==> flow/design.v <==
module mp2 #(
    parameter CLK_FREQ = 12000000,
    parameter INTERVAL = CLK_FREQ / 360
)(
    input logic clk,
    input logic rst,
    output logic RGB_R,
    output logic RGB_G,
    output logic RGB_B
);
    logic [31:0] counter;
    logic [8:0] hue;
    logic [7:0] pwm_r, pwm_g, pwm_b;
    logic [7:0] pwm_counter;
    always_ff @(posedge clk) begin
        if (rst) begin
            counter <= 0;
            hue <= 0;
        end
        else if (counter >= INTERVAL)
        begin
            counter <= 0;
            hue <= (hue >= 359) ? 0 : hue + 1;
        end
        else
        begin
            counter <= counter + 1;
        end
    end
    always_comb begin
        pwm_r = (hue < 60) ? 255 :
                (hue < 120) ? (255 * (120 - hue) / 60) :
                (hue < 180) ? 0 :
                (hue < 240) ? 0 :
                (hue < 300) ? (255 * (hue - 240) / 60) :
                255;
        pwm_g = (hue < 60) ? (255 * (hue - 0) / 60) :
                (hue < 180) ? 255 :
                (hue < 240) ? (255 * (240 - hue) / 60) :
                0;
        pwm_b = (hue < 120) ? 0 :
                (hue < 180) ? (255 * (hue - 120) / 60) :
                (hue < 300) ? 255 :
                (hue < 360) ? (255 * (360 - hue) / 60) :
                0;
    end
    always_ff @(posedge clk) begin
        if (rst) pwm_counter <= 0;
        else pwm_counter <= pwm_counter + 1;
    end
    assign {RGB_R, RGB_G, RGB_B} = {pwm_counter < pwm_r, pwm_counter < pwm_g, pwm_counter < pwm_b};
endmodule
Ticket comment

== Reports on mp2 ==
Each step is given for the RTL above and for the edited RTL.
Lines under "unedited" count in the file above, lines under "edited" in the edited file.
"difference" is "edited" less "unedited", of the values as shown; "relative change" is that difference over "unedited", in percent.
Library cell names are shortened.
Not given: -

* Top: mp2
* Clock: clk
* Cell library: sky130hd
* Corner: tt_025C_1v80

== Edit of the RTL ==
The edit as a unified diff against the file above.
The edit is scripted, without regard to the design's behaviour, which it may alter; it was not made to optimise anything.

<pre>
@@ -33,5 +33,5 @@
                 (hue < 180) ? 0 :
                 (hue < 240) ? 0 :
-                (hue < 300) ? (255 * (hue - 240) / 60) :
+                (hue < 300) ? (255 * (hue ^ 240) / 60) :
                 255;
         pwm_g = (hue < 60) ? (255 * (hue - 0) / 60) :
</pre>

== After elaboration ==
Yosys after proc, flatten, opt, wreduce and memory -nomap, before mapping. Enables and synchronous resets that opt folds into registers are not counted as muxes. Memory bits, and registers merged into a memory's read port (data or address), are not among the register bits. Print and check cells are not counted. Equal cells are merged and count once.

{| class="wikitable"
|+ Word-level totals
! element !! unedited !! edited !! difference !! relative change (%)
|-
| bits of input ports || 2 || 2 || 0 || 0.00
|-
| latch bits || 0 || 0 || 0 || -
|-
| bits in writable memories || 0 || 0 || 0 || -
|-
| memories kept || 0 || 0 || 0 || -
|-
| memory bits (read-only) || 0 || 0 || 0 || -
|-
| bits in registers || 49 || 49 || 0 || 0.00
|-
| word width x clocked read ports || 0 || 0 || 0 || -
|}

{| class="wikitable"
|+ Cells by class
! element !! unedited !! edited !! difference !! relative change (%)
|-
| $mul || 6 || 6 || 0 || 0.00
|-
| bitwise operators || 0 || 1 || +1 || -
|-
| $lt $le $gt $ge || 11 || 11 || 0 || 0.00
|-
| reductions and logical operators || 1 || 1 || 0 || 0.00
|-
| mux-type cells || 13 || 13 || 0 || 0.00
|-
| add/sub/neg operators || 8 || 7 || -1 || -12.50
|-
| divide/modulo/power cells || 6 || 6 || 0 || 0.00
|-
| equal/unequal tests || 0 || 0 || 0 || -
|-
| shift-type cells || 0 || 0 || 0 || -
|}

{| class="wikitable"
|+ Operators by type and width
! kind !! unedited !! edited !! difference !! relative change (%)
|-
| 9-bit by 10-bit multiplier with 19-bit output with constant A || 5 || 4 || -1 || -20.00
|-
| 8-bit by 9-bit multiplier with 17-bit output with constant A || 1 || 2 || +1 || +100.00
|-
| 9-bit by 8-bit subtractor with 10-bit output with constant B || 1 || 0 || -1 || -100.00
|-
| 4-bit inverter || 0 || 1 || +1 || -
|}

Operator kinds equal on both sides are left out: 18.

== Logic depth ==
Longest topological path by Yosys (ltp), each cell counted once; first at word level (registers and memories cut), then after technology mapping (sequential cells cut; the memories' decode and read muxes count).

{| class="wikitable"
|+ Logic depth
! element !! unedited !! edited !! difference !! relative change (%)
|-
| depth after elaboration || 9 || 9 || 0 || 0.00
|-
| ABC_AREA || 0 || 0 || - || -
|-
| depth in mapped cells || 52 || 52 || 0 || 0.00
|-
| gate-level depth less buffers || 48 || 48 || 0 || 0.00
|}

== After synthesis ==
Source: synth_stat.txt of the flow (Yosys; design flattened, memories mapped). It holds for the ABC_AREA given above (unset counts as 0); a run with the other value may have another netlist.

{| class="wikitable"
|+ Cell types
! type !! unedited !! edited !! difference !! relative change (%)
|-
| inv_1 || 422 || 380 || -42 || -9.95
|-
| xor2_1 || 51 || 37 || -14 || -27.45
|-
| a21oi_1 || 145 || 132 || -13 || -8.97
|-
| clkbuf_1 || 36 || 24 || -12 || -33.33
|-
| nand2_1 || 126 || 137 || +11 || +8.73
|-
| nor2_1 || 134 || 144 || +10 || +7.46
|-
| o21ai_0 || 95 || 85 || -10 || -10.53
|-
| a2111oi_0 || 3 || 11 || +8 || +266.67
|-
| fa_1 || 227 || 220 || -7 || -3.08
|-
| nand3_1 || 51 || 44 || -7 || -13.73
|-
| nand4_1 || 12 || 19 || +7 || +58.33
|-
| o21a_1 || 24 || 18 || -6 || -25.00
|-
| xnor2_1 || 110 || 105 || -5 || -4.55
|-
| nor3_1 || 33 || 38 || +5 || +15.15
|-
| o31ai_1 || 12 || 7 || -5 || -41.67
|-
| a221o_1 || 7 || 12 || +5 || +71.43
|-
| buf_6 || 0 || 5 || +5 || -
|-
| a21o_1 || 38 || 42 || +4 || +10.53
|}

Cell types equal on both sides are left out: 20.
Not every row of either side is listed.

{| class="wikitable"
|+ Synthesis totals
! element !! unedited !! edited !! difference !! relative change (%)
|-
| chip area (Yosys) (sq um) || 18081.1 || 17914.7 || -166.4 || -0.92
|-
| mapped flip-flops || 49 || 49 || 0 || 0.00
|-
| buffers || 54 || 48 || -6 || -11.11
|-
| area of sequential cells (sq um) || 980.9 || 980.9 || 0.0 || 0.00
|-
| cells in the netlist || 2207 || 2165 || -42 || -1.90
|}

== Timing after synthesis ==
Source: OpenSTA report_checks on the synthesized netlist (no wires, ideal clock, input and output delay 20% of the period each), path of least setup slack; recovery checks are left aside. Register names are those of the netlist, which keeps one name where synthesis merged equal registers.

{| class="wikitable"
|+ Path after synthesis
! element !! unedited !! edited !! difference !! relative change (%)
|-
| path type || reg2out || reg2out || - || -
|-
| start point || register hue[2] || register hue[7] || - || -
|-
| end point || output RGB_G || output RGB_B || - || -
|-
| stages on the path || 49 || 48 || -1 || -2.04
|-
| slack (ns) || 10.828 || 11.368 || +0.540 || -
|-
| data arrival time (ns) || 13.172 || 12.632 || -0.540 || -4.10
|-
| clock period (ns) || 30.0 || 30.0 || 0.0 || 0.00
|-
| time at the first pin (ns) || 0.000 || 0.000 || 0.000 || -
|-
| data required time (ns) || 24.000 || 24.000 || 0.000 || 0.00
|-
| path delay (ns) || 13.172 || 12.632 || -0.540 || -4.10
|-
| synthesis period reached (ns) || 19.172 || 18.632 || -0.540 || -2.82
|}

"path delay" is the arrival time less input delay plus setup time.
A path that ends at an output port has no setup time.
"stages on the path": output pins that drive a net of the path, with the launching flip-flop's if there is one; two outputs of one cell count as two.
"synthesis period reached" is the clock period less the worst setup slack; recovery checks do not enter. This is arithmetic on one report: input and output delays are still those of the set period (20% each).
Between the ends stands the longest chain of elaborated cells between them, by number of cells; it is not shown to be the way that was timed. Of several equally long chains one is given.
A line is the first line of the expression or statement that the cell stems from. Yosys adds cells for indexed reads and writes and turns some case tables into memories.

On the way, after synthesis, unedited:
* Path through: dfxtp_1 > buf_2 > inv_1 > ha_1 > nor2b_1 > a21oi_1 > nor2_1 > a211oi_1 > inv_1 > fa_1 > inv_1 > fa_1 > fa_1 > fa_1 > ha_1 > a211oi_1 > o211ai_1 > and3_1 > [... 13 more ...] > a311o_1 > a211oi_2 > mux2i_1 > xor2_1 > buf_2 > or4_1 > and3_1 > o2111ai_2 > a21oi_2 > o22ai_2 > inv_1 > a21oi_1 > ha_1 > a211oi_1 > nand2_1 > a221oi_1 > nand2_1 > o21ai_1
* Length of the longest elaborated chain: 7
* Elaborated cells on any way between the ends: 12

{| class="wikitable"
|+ Ends and longest elaborated chain, after synthesis, unedited
! element !! RTL line !! text
|-
| start, declared || 12 || <nowiki>logic [8:0] hue;</nowiki>
|-
| start, assigned || 18 || <nowiki>hue <= 0;</nowiki>
|-
| start, assigned || 23 || <nowiki>hue <= (hue >= 359) ? 0 : hue + 1;</nowiki>
|-
| 8-bit by 9-bit subtractor with 10-bit output || 39 || <nowiki>(hue < 240) ? (255 * (240 - hue) / 60) :</nowiki>
|-
| 9-bit by 10-bit multiplier with 19-bit output || 39 ||
|-
| 32-bit by 6-bit divider with 32-bit output || 39 ||
|-
| 8-bit two-way mux || 39 ||
|-
| 8-bit two-way mux || 38 || <nowiki>(hue < 180) ? 255 :</nowiki>
|-
| 8-bit two-way mux || 37 || <nowiki>pwm_g = (hue < 60) ? (255 * (hue - 0) / 60) :</nowiki>
|-
| 8-bit less-than comparator || 51 || <nowiki>assign {RGB_R, RGB_G, RGB_B} = {pwm_counter < pwm_r, pwm_counter < pwm_g, pwm_counter < pwm_b};</nowiki>
|-
| end, declared || 8 || <nowiki>output logic RGB_G,</nowiki>
|}

On the way, after synthesis, edited:
* Path through: dfxtp_1 > clkbuf_1 > inv_1 > ha_1 > clkbuf_1 > inv_1 > nor2_1 > a31oi_1 > inv_1 > fa_1 > inv_1 > fa_1 > fa_1 > inv_1 > fa_1 > inv_1 > ha_1 > o21ai_1 > [... 12 more ...] > or4_1 > buf_2 > a21oi_1 > o21ba_2 > o32ai_4 > inv_2 > or4_4 > mux2i_1 > a21oi_1 > o21ai_1 > o211a_1 > a221o_1 > a22oi_1 > ha_1 > o31a_1 > o21ai_0 > a21oi_1 > a2111oi_2
* Length of the longest elaborated chain: 8
* Elaborated cells on any way between the ends: 15

{| class="wikitable"
|+ Ends and longest elaborated chain, after synthesis, edited
! element !! RTL line !! text
|-
| start, declared || 12 || <nowiki>logic [8:0] hue;</nowiki>
|-
| start, assigned || 18 || <nowiki>hue <= 0;</nowiki>
|-
| start, assigned || 23 || <nowiki>hue <= (hue >= 359) ? 0 : hue + 1;</nowiki>
|-
| 9-bit by 9-bit subtractor with 10-bit output || 44 || <nowiki>(hue < 360) ? (255 * (360 - hue) / 60) :</nowiki>
|-
| 9-bit by 10-bit multiplier with 19-bit output || 44 ||
|-
| 32-bit by 6-bit divider with 32-bit output || 44 ||
|-
| 8-bit two-way mux || 44 ||
|-
| 8-bit two-way mux || 43 || <nowiki>(hue < 300) ? 255 :</nowiki>
|-
| 8-bit two-way mux || 42 || <nowiki>(hue < 180) ? (255 * (hue - 120) / 60) :</nowiki>
|-
| 8-bit two-way mux || 41 || <nowiki>pwm_b = (hue < 120) ? 0 :</nowiki>
|-
| 8-bit less-than comparator || 51 || <nowiki>assign {RGB_R, RGB_G, RGB_B} = {pwm_counter < pwm_r, pwm_counter < pwm_g, pwm_counter < pwm_b};</nowiki>
|-
| end, declared || 9 || <nowiki>output logic RGB_B</nowiki>
|}

== Worst path after layout ==
From the final timing report of each run of pair 1: the path of least setup slack in the routed layout; clock arrival at registers is part of the times.

{| class="wikitable"
|+ Path after layout
! element !! unedited !! edited !! difference !! relative change (%)
|-
| path type || reg2out || reg2out || - || -
|-
| start point || register hue[7] || register hue[2] || - || -
|-
| end point || output RGB_R || output RGB_R || - || -
|-
| data arrival time (ns) || 15.72 || 15.29 || -0.43 || -2.74
|-
| clock period (ns) || 22.0 || 22.0 || 0.0 || 0.00
|-
| time at the first pin (ns) || 0.30 || 0.28 || -0.02 || -6.67
|-
| slack (ns) || 1.88 || 2.31 || +0.43 || -
|-
| stages on the path || 47 || 48 || +1 || +2.13
|-
| data required time (ns) || 17.60 || 17.60 || 0.00 || 0.00
|}

Between the ends stands the longest chain of elaborated cells between them, by number of cells; it is not shown to be the way that was timed. Of several equally long chains one is given.

On the way, after layout, unedited:
* Path through: dfxtp_1 > clkinv_1 > ha_1 > nor2b_1 > a311oi_1 > xnor2_1 > inv_1 > fa_1 > inv_1 > fa_1 > fa_1 > inv_1 > fa_1 > inv_1 > ha_1 > nand3_1 > a211oi_1 > o21ai_0 > [... 11 more ...] > o211ai_1 > a211oi_2 > nor2_1 > mux2i_1 > xor2_1 > a21oi_1 > nand4b_1 > nand2_1 > xnor2_1 > o21a_1 > nand2_1 > a21oi_1 > ha_1 > o21ai_0 > a21oi_1 > a221o_1 > a31oi_1 > clkdlybuf4s50_1
* Length of the longest elaborated chain: 9
* Elaborated cells on any way between the ends: 17

{| class="wikitable"
|+ Ends and longest elaborated chain, after layout, unedited
! element !! RTL line !! text
|-
| start, declared || 12 || <nowiki>logic [8:0] hue;</nowiki>
|-
| start, assigned || 18 || <nowiki>hue <= 0;</nowiki>
|-
| start, assigned || 23 || <nowiki>hue <= (hue >= 359) ? 0 : hue + 1;</nowiki>
|-
| 9-bit by 8-bit subtractor with 10-bit output || 35 || <nowiki>(hue < 300) ? (255 * (hue - 240) / 60) :</nowiki>
|-
| 9-bit by 10-bit multiplier with 19-bit output || 35 ||
|-
| 32-bit by 6-bit divider with 32-bit output || 35 ||
|-
| 8-bit two-way mux || 35 ||
|-
| 8-bit two-way mux || 34 || <nowiki>(hue < 240) ? 0 :</nowiki>
|-
| 8-bit two-way mux || 33 || <nowiki>(hue < 180) ? 0 :</nowiki>
|-
| 8-bit two-way mux || 32 || <nowiki>(hue < 120) ? (255 * (120 - hue) / 60) :</nowiki>
|-
| 8-bit two-way mux || 31 || <nowiki>pwm_r = (hue < 60) ? 255 :</nowiki>
|-
| 8-bit less-than comparator || 51 || <nowiki>assign {RGB_R, RGB_G, RGB_B} = {pwm_counter < pwm_r, pwm_counter < pwm_g, pwm_counter < pwm_b};</nowiki>
|-
| end, declared || 7 || <nowiki>output logic RGB_R,</nowiki>
|}

On the way, after layout, edited:
* Path through: dfxtp_1 > buf_4 > inv_1 > ha_1 > nor2b_1 > a221oi_2 > xnor2_1 > inv_1 > fa_1 > inv_1 > fa_1 > fa_1 > inv_1 > fa_1 > inv_1 > ha_1 > a2111oi_0 > o21ai_0 > [... 12 more ...] > a21oi_1 > or2_2 > o21ba_2 > o32ai_4 > inv_2 > or4_4 > mux2i_1 > a21oi_1 > o21ai_1 > o211a_1 > a221o_1 > o22ai_1 > ha_1 > a2111oi_0 > and3_1 > o31ai_1 > nand3_1 > clkdlybuf4s50_1
* Length of the longest elaborated chain: 8
* Elaborated cells on any way between the ends: 16

{| class="wikitable"
|+ Ends and longest elaborated chain, after layout, edited
! element !! RTL line !! text
|-
| start, declared || 12 || <nowiki>logic [8:0] hue;</nowiki>
|-
| start, assigned || 18 || <nowiki>hue <= 0;</nowiki>
|-
| start, assigned || 23 || <nowiki>hue <= (hue >= 359) ? 0 : hue + 1;</nowiki>
|-
| 8-bit by 9-bit multiplier with 17-bit output || 35 || <nowiki>(hue < 300) ? (255 * (hue ^ 240) / 60) :</nowiki>
|-
| 32-bit by 6-bit divider with 32-bit output || 35 ||
|-
| 8-bit two-way mux || 35 ||
|-
| 8-bit two-way mux || 34 || <nowiki>(hue < 240) ? 0 :</nowiki>
|-
| 8-bit two-way mux || 33 || <nowiki>(hue < 180) ? 0 :</nowiki>
|-
| 8-bit two-way mux || 32 || <nowiki>(hue < 120) ? (255 * (120 - hue) / 60) :</nowiki>
|-
| 8-bit two-way mux || 31 || <nowiki>pwm_r = (hue < 60) ? 255 :</nowiki>
|-
| 8-bit less-than comparator || 51 || <nowiki>assign {RGB_R, RGB_G, RGB_B} = {pwm_counter < pwm_r, pwm_counter < pwm_g, pwm_counter < pwm_b};</nowiki>
|-
| end, declared || 7 || <nowiki>output logic RGB_R,</nowiki>
|}

== Flow runs ==
Both versions went through the flow (Yosys, OpenROAD) with the same settings in each pair. Constraints: input delay and output delay 20% of the set period each, output load 0.01 pF.

Flow settings, pair 1:
* CORE_UTILIZATION: 40
* period_ns: 22.0
* CAP_MARGIN: 20
* CORE_MARGIN: 2
* SLEW_MARGIN: 20

{| class="wikitable"
|+ Final reports, pair 1
! element !! unedited !! edited !! difference !! relative change (%)
|-
| total power after layout (µW) || 1630 || 1700 || +70 || +4.29
|-
| final design utilization (%) || 42.8 || 42.5 || -0.3 || -
|-
| smallest setup slack (ns) || 1.884 || 2.312 || +0.428 || -
|-
| die outline area (sq um) || 46919.9 || 46496.3 || -423.6 || -0.90
|-
| sum of negative setup slack (ns) || 0.000 || 0.000 || 0.000 || -
|-
| achieved clock period (ns) || 20.116 || 19.688 || -0.428 || -2.13
|-
| cell area after synthesis (sq um) || 18081.1 || 17914.7 || -166.4 || -0.92
|-
| standard-cell area of the final layout (sq um) || 18993.2 || 18814.3 || -178.9 || -0.94
|}

Flow settings, pair 2:
* ABC_AREA: 0
* CAP_MARGIN: 20
* CORE_ASPECT_RATIO: 1.43
* CORE_MARGIN: 3
* CORE_UTILIZATION: 44
* CTS_CLUSTER_DIAMETER: 378
* CTS_CLUSTER_SIZE: 80
* MAX_ROUTING_LAYER: met5
* MIN_ROUTING_LAYER: met2
* PLACE_DENSITY_LB_ADDON: 0.26
* SETUP_SLACK_MARGIN: -0.43
* period_ns: 12.9
* SLEW_MARGIN: 20

{| class="wikitable"
|+ Final reports, pair 2
! element !! unedited !! edited !! difference !! relative change (%)
|-
| total power after layout (µW) || 4203 || 4397 || +194 || +4.62
|-
| final design utilization (%) || 62.7 || 65.3 || +2.6 || -
|-
| smallest setup slack (ns) || -1.510 || -1.843 || -0.333 || -
|-
| die outline area (sq um) || 43600.9 || 43210.2 || -390.7 || -0.90
|-
| sum of negative setup slack (ns) || -4.358 || -5.398 || -1.040 || -
|-
| achieved clock period (ns) || 14.410 || 14.743 || +0.333 || +2.31
|-
| cell area after synthesis (sq um) || 18081.1 || 17914.7 || -166.4 || -0.92
|-
| standard-cell area of the final layout (sq um) || 25390.6 || 26011.2 || +620.6 || +2.44
|}

By "achieved clock period" is meant the clock period of the run minus its worst setup slack. This is arithmetic on one report: input and output delays are still those of the set period (20% each).
"total power after layout" is the tool's figure for a default switching activity; nothing was simulated.
